==> flow/design.v <==
module LASER (
    input CLK,
    input RST,
    input [3:0] X,
    input [3:0] Y,
    output reg [3:0] C1X,
    output reg [3:0] C1Y,
    output reg [3:0] C2X,
    output reg [3:0] C2Y,
    output reg DONE
);
    localparam S_IDLE           = 4'd0;
    localparam S_READ           = 4'd1;
    localparam S_INIT_C1        = 4'd2;
    localparam S_CALC_C1        = 4'd3;
    localparam S_UPDATE_C1      = 4'd4;
    localparam S_INIT_C2        = 4'd5;
    localparam S_CALC_C2        = 4'd6;
    localparam S_UPDATE_C2      = 4'd7;
    localparam S_CHECK_CONV     = 4'd8;
    localparam S_DONE           = 4'd9;
    localparam S_WAIT           = 4'd10;
    reg [3:0] state;
    reg [5:0] pixel_count;
    reg [3:0] X_MEM [0:39];
    reg [3:0] Y_MEM [0:39];
    reg [5:0] mark_data;        
    reg [3:0] index_X, index_Y; 
    reg [5:0] current_hit_count;
    reg [5:0] best_hit_count;
    reg [3:0] best_c1x, best_c1y;
    reg [3:0] best_c2x, best_c2y;
    reg [3:0] old_c1x, old_c1y, old_c2x, old_c2y;
    reg p0_scan, p1_scan, p2_scan, p3_scan;    
    reg p0_fix,  p1_fix,  p2_fix,  p3_fix;     
    reg hit0, hit1, hit2, hit3;                
    reg [3:0] fixed_cx, fixed_cy;
    always @(posedge CLK or posedge RST) begin
        if (RST) begin
            state <= S_IDLE;
            pixel_count <= 0;
            DONE <= 0;
            C1X <= 0; C1Y <= 0; C2X <= 0; C2Y <= 0;
            mark_data <= 0;
            index_X <= 0; index_Y <= 0;
            current_hit_count <= 0; best_hit_count <= 0;
            best_c1x <= 0; best_c1y <= 0; best_c2x <= 0; best_c2y <= 0;
        end
        else begin
            case(state)
                S_IDLE: begin
                    DONE <= 0;
                    state <= S_READ;
                    best_c1x <= 0; best_c1y <= 0; best_c2x <= 0; best_c2y <= 0;
                    X_MEM[pixel_count] <= X;
                    Y_MEM[pixel_count] <= Y;
                    pixel_count <= pixel_count + 1;
                end
                S_READ: begin
                    X_MEM[pixel_count] <= X;
                    Y_MEM[pixel_count] <= Y;
                    if (pixel_count >= 39) begin
                        pixel_count <= 0;
                        state <= S_INIT_C1; 
                    end
                    else begin
                        pixel_count <= pixel_count + 1;
                    end
                end
                S_INIT_C1: begin
                    index_X <= 0;
                    index_Y <= 0;
                    best_hit_count <= 0; 
                    old_c1x <= best_c1x; old_c1y <= best_c1y;
                    old_c2x <= best_c2x; old_c2y <= best_c2y;
                    state <= S_CALC_C1;
                    mark_data <= 0;
                    current_hit_count <= 0;
                end
                S_CALC_C1: begin
                    current_hit_count <= current_hit_count + hit0 + hit1 + hit2 + hit3;
                    if (mark_data == 36) begin
                        state <= S_UPDATE_C1;
                        mark_data <= 0;
                    end
                    else begin
                        mark_data <= mark_data + 4;
                    end
                end
                S_UPDATE_C1: begin
                    if (current_hit_count >= best_hit_count) begin
                        best_hit_count <= current_hit_count;
                        best_c1x <= index_X;
                        best_c1y <= index_Y;
                    end
                    current_hit_count <= 0;
                    if (index_X == 15 && index_Y == 15) begin
                        state <= S_INIT_C2;
                    end
                    else begin
                        if (index_X == 15) begin
                            index_X <= 0;
                            index_Y <= index_Y + 1;
                        end else begin
                            index_X <= index_X + 1;
                        end
                        state <= S_CALC_C1; 
                    end
                end
                S_INIT_C2: begin
                    index_X <= 0;
                    index_Y <= 0;
                    best_hit_count <= 0; 
                    state <= S_CALC_C2;
                    mark_data <= 0;
                    current_hit_count <= 0;
                end
                S_CALC_C2: begin
                    current_hit_count <= current_hit_count + hit0 + hit1 + hit2 + hit3;
                    if (mark_data == 36) begin
                        state <= S_UPDATE_C2;
                        mark_data <= 0;
                    end
                    else begin
                        mark_data <= mark_data + 4;
                    end
                end
                S_UPDATE_C2: begin
                    if (current_hit_count >= best_hit_count) begin
                        best_hit_count <= current_hit_count;
                        best_c2x <= index_X;
                        best_c2y <= index_Y;
                    end
                    current_hit_count <= 0;
                    if (index_X == 15 && index_Y == 15) begin
                        state <= S_CHECK_CONV; 
                    end
                    else begin
                        if (index_X == 15) begin
                            index_X <= 0;
                            index_Y <= index_Y + 1;
                        end else begin
                            index_X <= index_X + 1;
                        end
                        state <= S_CALC_C2;
                    end
                end
                S_CHECK_CONV: begin
                    if (old_c1x == best_c1x && old_c1y == best_c1y && 
                        old_c2x == best_c2x && old_c2y == best_c2y) begin
                        state <= S_DONE;
                    end
                    else begin
                        state <= S_INIT_C1;
                    end
                end
                S_DONE: begin
                    C1X <= best_c1x; C1Y <= best_c1y;
                    C2X <= best_c2x; C2Y <= best_c2y;
                    DONE <= 1;
                    state <= S_WAIT;
                end
                S_WAIT: begin
                    DONE <= 0;
                    state <= S_IDLE;
                end
                default: state <= S_IDLE;
            endcase
        end
    end
    function check_hit;
        input [3:0] tx, ty, cx, cy;
        reg [3:0] abs_dx, abs_dy;
        begin
            abs_dx = (tx >= cx) ? (tx - cx) : (cx - tx);
            abs_dy = (ty >= cy) ? (ty - cy) : (cy - ty);
            if ( (abs_dx + abs_dy <= 4) || (abs_dx == 2 && abs_dy == 3) || (abs_dx == 3 && abs_dy == 2) )
                check_hit = 1'b1;
            else
                check_hit = 1'b0;
        end
    endfunction
    always @(*) begin
        if (state == S_CALC_C1) begin
            fixed_cx = best_c2x;
            fixed_cy = best_c2y;
        end
        else begin 
            fixed_cx = best_c1x;
            fixed_cy = best_c1y;
        end
    end
    always @(*) begin
        p0_scan = check_hit(X_MEM[mark_data],   Y_MEM[mark_data],   index_X, index_Y);
        p1_scan = check_hit(X_MEM[mark_data+1], Y_MEM[mark_data+1], index_X, index_Y);
        p2_scan = check_hit(X_MEM[mark_data+2], Y_MEM[mark_data+2], index_X, index_Y);
        p3_scan = check_hit(X_MEM[mark_data+3], Y_MEM[mark_data+3], index_X, index_Y);
        p0_fix = check_hit(X_MEM[mark_data],   Y_MEM[mark_data],   fixed_cx, fixed_cy);
        p1_fix = check_hit(X_MEM[mark_data+1], Y_MEM[mark_data+1], fixed_cx, fixed_cy);
        p2_fix = check_hit(X_MEM[mark_data+2], Y_MEM[mark_data+2], fixed_cx, fixed_cy);
        p3_fix = check_hit(X_MEM[mark_data+3], Y_MEM[mark_data+3], fixed_cx, fixed_cy);
        hit0 = p0_scan || p0_fix;
        hit1 = p1_scan || p1_fix;
        hit2 = p2_scan || p2_fix;
        hit3 = p3_scan || p3_fix;
    end
endmodule
Step by step through the tools: LASER
What the tools print for LASER, step after step.
Lines are those of the file above, counted from 1.
Operators: Yosys type, input widths -> output width; for muxes data width and select width s.
Library cell names are shortened.
{ "inputs": {"top": "LASER", "clk_port": "CLK", "library": "sky130hd", "pvt_corner": "tt_025C_1v80"} }

Elaborated design
Counts by Yosys on the flattened word-level netlist (proc, flatten, opt, wreduce). Print and check cells are left out.
{ "classes": {"n_mux": 221, "add_sub_neg": 51, "logic": 1, "n_div": 0, "equal": 291, "n_mul": 0, "shift": 0, "cmp": 26, "reduce_and_logical": 106} }
{ "op_table": {"columns": ["cell", "n"], "rows": [
  ["$pmux 4 s40", 8],
  ["$mux 4", 189],
  ["$eq 6x5->1 const B", 80],
  ["$eq 6x4->1 const B", 40],
  ["$eq 6x6->1 const B", 40],
  ["$eq 4x2->1 const B", 34],
  ["$sub 4x4->4", 32],
  ["$reduce_and 3->1", 42],
  ["$eq 6x3->1 const B", 20],
  ["$ne 2x1->1 const B", 42],
  ["$ge 4x4->1", 16],
  ["$eq 6x2->1 const B", 10],
  ["$pmux 6 s2", 4],
  ["$pmux 4 s2", 6],
  ["$add 4x4->5", 8],
  ["$le 5x3->1 const B", 8],
  ["$pmux 4 s10", 1],
  ["$eq 6x1->1 const B", 5],
  ["$logic_not 6->1", 5],
  ["$add 6x1->6", 4],
  ["$logic_and 1x1->1", 20],
  ["$logic_or 1x1->1", 20],
  ["$eq 4x4->1 const B", 5],
  ["$mux 6", 3],
  ["$eq 4x3->1 const B", 4],
  ["$eq 4x4->1", 4],
  ["$ne 2x2->1 const B", 6],
  ["$add 6x1->6 const B", 2]
]} }
Other operator kinds: 16; their cells: 38.
{ "word_totals": {"reg_bits": 405, "clocked_rd_ports_x_width": 0, "inputBits": 10, "ram_bits": 0, "memories": 0, "mem_bits_ro": 0, "wordCells": 796, "latchBits": 0, "out_inout_bits": 17} }

Depth
Yosys ltp: most cells in a row. Word level: on the elaborated netlist, between registers, memories and ports. Mapped: between sequential cells and ports; inverters and the memories' decode and read muxes count.
{ "depth": {"word_depth": 15, "ABC_AREA": 0, "mapped_depth": 33, "ltp_nobuf": 32} }

Synthesis result
Source: synth_stat.txt of the flow (Yosys; design flattened, memories mapped). It holds for the ABC_AREA given above (unset counts as 0); a run with the other value may have another netlist.
{ "mapped": {"seq_area_um2": 11942.7, "ff_cells": 410, "buffers": 55, "yosys_area_um2": 21964.8, "cell_count": 1763} }
{ "types": {"columns": ["cell_type", "n", "area_total_um2"], "rows": [
  ["edfxtp_1", 336, 1.01E+04],
  ["ha_1", 168, 2.1E+03],
  ["dfrtp_1", 73, 1.83E+03],
  ["fa_1", 43, 860.826],
  ["a22oi_1", 70, 525.504],
  ["inv_1", 140, 525.504],
  ["mux2i_1", 48, 480.461],
  ["nand2_1", 116, 435.418],
  ["a221oi_1", 49, 429.162],
  ["o21ai_0", 79, 395.379],
  ["mux2_2", 29, 326.563],
  ["nor2_1", 87, 326.563],
  ["xnor2_1", 35, 306.544],
  ["a21oi_1", 56, 280.269],
  ["and2_1", 36, 225.216],
  ["nor2b_1", 36, 225.216],
  ["a22o_1", 25, 218.96],
  ["a31oi_1", 33, 206.448]
]} }
Not listed: further types 52, cells in them 304.

Worst setup path after synthesis
Path of least setup slack by OpenSTA after synthesis, without wires, with an ideal clock, recovery checks aside; 20% of the period is set as input and as output delay. Where synthesis merged equal registers, the netlist keeps one of their names.
{ "synth_timing": {"path_kind": "reg2reg", "start": "register mark_data[2]", "end": "register current_hit_count[4]", "path_slack_ns": 0.407, "setup_time_ns": 0.124, "period_ns": 6.6, "n_path_buf": 1, "t_first_pin_ns": 0.000, "arrival_time_ns": 6.069, "t_required_ns": 6.476, "path_stages": 28, "delay_ns": 6.193, "synth_period_reached_ns": 6.193} }
"delay_ns" = arrival - input delay + setup time.
"path_stages": output pins that drive a net of the path, with the launching flip-flop's if there is one; two outputs of one cell count as two.
"synth_period_reached_ns" is the clock period less the worst setup slack; recovery checks do not enter. This is arithmetic on one report: input and output delays are still those of the set period (20% each).
The rows between start and end are the longest chain of elaborated cells between them; the timing report does not say that the signal goes this way. Where chains are equally long, one stands for them.
A line is the first line of the expression or statement that the cell stems from. Yosys adds cells for indexed reads and writes and turns some case tables into memories.
A register here has more assigning lines than the two given.
{ "synth_between": {"path_cell_list": "dfrtp_1 > inv_1 > ha_1 > nor2b_1 > o41ai_4 > nand2_2 > buf_2 > a31oi_1 > inv_1 > fa_1 > a21boi_0 > o21bai_1 > a21o_1 > mux2_2 > fa_1 > xor2_1 > a21oi_1 > nor4_1 > a21oi_1 > o41ai_1 > a31oi_1 > fa_1 > inv_1 > fa_1 > fa_1 > nand4_1 > xnor2_1 > nor2_1", "elab_chain_cells": 15, "cone_cells": 332, "classes_between": "add/sub (47); compare (24); eq/ne (188); mux (33); reduce/logical (40)"} }
{ "synth_rtl": {"columns": ["item", "line_no", "rtl"], "rows": [
  ["start: declaration", 27, "reg [5:0] mark_data;"],
  ["start: assignment", 87, "mark_data <= mark_data + 4;"],
  ["start: assignment", 125, "mark_data <= mark_data + 4;"],
  ["$eq 6x6->1", 194, "p0_scan = check_hit(X_MEM[mark_data],   Y_MEM[mark_data],   index_X, index_Y);"],
  ["$pmux 4 s40", 194, null],
  ["$sub 4x4->4", 175, "abs_dx = (tx >= cx) ? (tx - cx) : (cx - tx);"],
  ["$mux 4", 175, null],
  ["$add 4x4->5", 177, "if ( (abs_dx + abs_dy <= 4) || (abs_dx == 2 && abs_dy == 3) || (abs_dx == 3 && abs_dy == 2) )"],
  ["$le 5x3->1", 177, null],
  ["$logic_or 1x1->1 (2 in a row)", 177, null],
  ["$mux 1", 177, null],
  ["$logic_or 1x1->1", 202, "hit0 = p0_scan || p0_fix;"],
  ["$add 6x1->6 (4 in a row)", 119, "current_hit_count <= current_hit_count + hit0 + hit1 + hit2 + hit3;"],
  ["$pmux 6 s2", 50, "case(state)"],
  ["end: assignment", 81, "current_hit_count <= current_hit_count + hit0 + hit1 + hit2 + hit3;"],
  ["end: assignment", 119, null],
  ["end: declaration", 29, "reg [5:0] current_hit_count;"]
]} }

Path in the finished layout
Path of least setup slack in the final report of run 1 (OpenROAD, finished layout, wires in). Where an end is a register, its clock arrival counts in the times.
{ "layout_timing": {"path_kind": "reg2reg", "start": "register mark_data[2]", "end": "register current_hit_count[1]", "path_slack_ns": 0.78, "setup_time_ns": 0.08, "path_stages": 31, "t_first_pin_ns": 0.59, "n_path_buf": 3, "t_required_ns": 7.89, "period_ns": 7.38, "arrival_time_ns": 7.12} }
The rows between start and end are the longest chain of elaborated cells between them; the timing report does not say that the signal goes this way. Where chains are equally long, one stands for them.
A register here has more assigning lines than the two given.
{ "layout_between": {"path_cell_list": "dfrtp_2 > buf_4 > ha_4 > and3b_2 > buf_8 > a22o_1 > a221o_1 > a221oi_2 > a31oi_4 > inv_2 > fa_2 > a21boi_2 > o21bai_1 > a21o_1 > buf_4 > mux2_4 > inv_1 > ha_1 > a21o_1 > a21oi_2 > a31oi_2 > nor4_2 > a21oi_1 > o41ai_2 > a31oi_4 > fa_1 > inv_2 > fa_2 > fa_2 > nand2_1 > a21oi_1", "elab_chain_cells": 15, "cone_cells": 332, "classes_between": "add/sub (47); compare (24); eq/ne (188); mux (33); reduce/logical (40)"} }
{ "layout_rtl": {"columns": ["item", "line_no", "rtl"], "rows": [
  ["start: declaration", 27, "reg [5:0] mark_data;"],
  ["start: assignment", 87, "mark_data <= mark_data + 4;"],
  ["start: assignment", 125, "mark_data <= mark_data + 4;"],
  ["$eq 6x6->1", 194, "p0_scan = check_hit(X_MEM[mark_data],   Y_MEM[mark_data],   index_X, index_Y);"],
  ["$pmux 4 s40", 194, null],
  ["$sub 4x4->4", 175, "abs_dx = (tx >= cx) ? (tx - cx) : (cx - tx);"],
  ["$mux 4", 175, null],
  ["$add 4x4->5", 177, "if ( (abs_dx + abs_dy <= 4) || (abs_dx == 2 && abs_dy == 3) || (abs_dx == 3 && abs_dy == 2) )"],
  ["$le 5x3->1", 177, null],
  ["$logic_or 1x1->1 (2 in a row)", 177, null],
  ["$mux 1", 177, null],
  ["$logic_or 1x1->1", 202, "hit0 = p0_scan || p0_fix;"],
  ["$add 6x1->6 (4 in a row)", 119, "current_hit_count <= current_hit_count + hit0 + hit1 + hit2 + hit3;"],
  ["$pmux 6 s2", 50, "case(state)"],
  ["end: assignment", 81, "current_hit_count <= current_hit_count + hit0 + hit1 + hit2 + hit3;"],
  ["end: assignment", 119, null],
  ["end: declaration", 29, "reg [5:0] current_hit_count;"]
]} }

Wiki page: LASER / flow data

Module LASER, platform sky130hd: 5 stored runs of the flow (Yosys, OpenROAD) with differing settings, in no particular order. Input and output delays are each 20% of the period that was set; the output load is 0.01 pF.
"achievedPeriod_ns" means the clock period less the worst setup slack. The figure is calculated, with input and output delays left at 20% of the set period.
"worstPathTime_ns" is the time allowed to the run's worst setup path (the clock period less input and output delay, where it has them) less its slack. Clock arrival times count: a late capture clock shortens it, a late launch clock lengthens it.
"power_uw" rests on the timing tool's default activity at the inputs, not on a simulated workload.
[
  {
    "run": "run 1",
    "settings": { "CELL_PAD_IN_SITES_GLOBAL_PLACEMENT": 1, "CORE_ASPECT_RATIO": 1.71, "CORE_MARGIN": 7, "CORE_UTILIZATION": 28, "CTS_CLUSTER_DIAMETER": 277, "GPL_ROUTABILITY_DRIVEN": 0, "GPL_TIMING_DRIVEN": 1, "HOLD_SLACK_MARGIN": 0.28, "MIN_ROUTING_LAYER": "met2", "PLACE_DENSITY_LB_ADDON": 0.13, "SETUP_SLACK_MARGIN": 1.83, "SLEW_MARGIN": 25, "TNS_END_PERCENT": 10, "period_ns": 7.38, "CAP_MARGIN": 20 },
    "results": { "stdcell_area_um2": 26352.8, "finalUtil_pct": 33.9, "die_footprint_um2": 86768.5, "final_setup_ws_ns": 0.779, "power_uw": 4669, "hold_worst_slack_ns": 0.387, "worstPathTime_ns": 6.60, "critical_path_kind": "reg2reg", "achievedPeriod_ns": 6.601, "setup_tns_ns": 0.000, "yosys.chip_area_um2": 21964.8 }
  },
  {
    "run": "run 2",
    "settings": { "ABC_AREA": 0, "CORE_ASPECT_RATIO": 1.99, "CORE_UTILIZATION": 29, "CTS_CLUSTER_DIAMETER": 28, "MIN_ROUTING_LAYER": "met1", "PLACE_DENSITY": 0.43, "SETUP_SLACK_MARGIN": -0.58, "TNS_END_PERCENT": 100, "period_ns": 7.18, "CAP_MARGIN": 20, "CORE_MARGIN": 2, "SLEW_MARGIN": 20 },
    "results": { "stdcell_area_um2": 26178.9, "finalUtil_pct": 34.8, "die_footprint_um2": 78089.1, "final_setup_ws_ns": 0.270, "power_uw": 5903, "hold_worst_slack_ns": 0.376, "worstPathTime_ns": 6.91, "critical_path_kind": "reg2reg", "achievedPeriod_ns": 6.910, "setup_tns_ns": 0.000, "yosys.chip_area_um2": 21964.8 }
  },
  {
    "run": "run 3",
    "settings": { "ABC_AREA": 1, "CELL_PAD_IN_SITES_GLOBAL_PLACEMENT": 1, "CTS_CLUSTER_DIAMETER": 239, "MIN_ROUTING_LAYER": "met2", "PLACE_DENSITY_LB_ADDON": 0.18, "SETUP_SLACK_MARGIN": -0.14, "SLEW_MARGIN": 10, "period_ns": 4.08, "CAP_MARGIN": 20, "CORE_MARGIN": 2, "CORE_UTILIZATION": 40 },
    "results": { "stdcell_area_um2": 29876.2, "finalUtil_pct": 53.1, "die_footprint_um2": 58643.9, "final_setup_ws_ns": -1.601, "power_uw": 8594, "hold_worst_slack_ns": 0.402, "worstPathTime_ns": 5.68, "critical_path_kind": "reg2reg", "achievedPeriod_ns": 5.681, "setup_tns_ns": -8.998, "yosys.chip_area_um2": 22689.3 }
  },
  {
    "run": "run 4",
    "settings": { "CORE_UTILIZATION": 28, "CTS_CLUSTER_DIAMETER": 277, "GPL_ROUTABILITY_DRIVEN": 0, "GPL_TIMING_DRIVEN": 0, "MIN_ROUTING_LAYER": "met1", "PLACE_DENSITY_LB_ADDON": 0.13, "SETUP_SLACK_MARGIN": 1.83, "period_ns": 7.38, "CAP_MARGIN": 20, "CORE_MARGIN": 2, "SLEW_MARGIN": 20 },
    "results": { "stdcell_area_um2": 26832.0, "finalUtil_pct": 34.6, "die_footprint_um2": 80701.4, "final_setup_ws_ns": 0.957, "power_uw": 4970, "hold_worst_slack_ns": 0.381, "worstPathTime_ns": 6.42, "critical_path_kind": "reg2reg", "achievedPeriod_ns": 6.423, "setup_tns_ns": 0.000, "yosys.chip_area_um2": 21964.8 }
  },
  {
    "run": "run 5",
    "settings": { "CORE_UTILIZATION": 18, "CTS_CLUSTER_DIAMETER": 341, "MAX_ROUTING_LAYER": "met5", "PLACE_DENSITY_LB_ADDON": 0.24, "SETUP_SLACK_MARGIN": 2.3, "SLEW_MARGIN": 10, "period_ns": 9.63, "CAP_MARGIN": 20, "CORE_MARGIN": 2 },
    "results": { "stdcell_area_um2": 25708.4, "finalUtil_pct": 21.2, "die_footprint_um2": 124839.0, "final_setup_ws_ns": 2.737, "power_uw": 3564, "hold_worst_slack_ns": 0.379, "worstPathTime_ns": 6.89, "critical_path_kind": "reg2reg", "achievedPeriod_ns": 6.893, "setup_tns_ns": 0.000, "yosys.chip_area_um2": 21964.8 }
  }
]
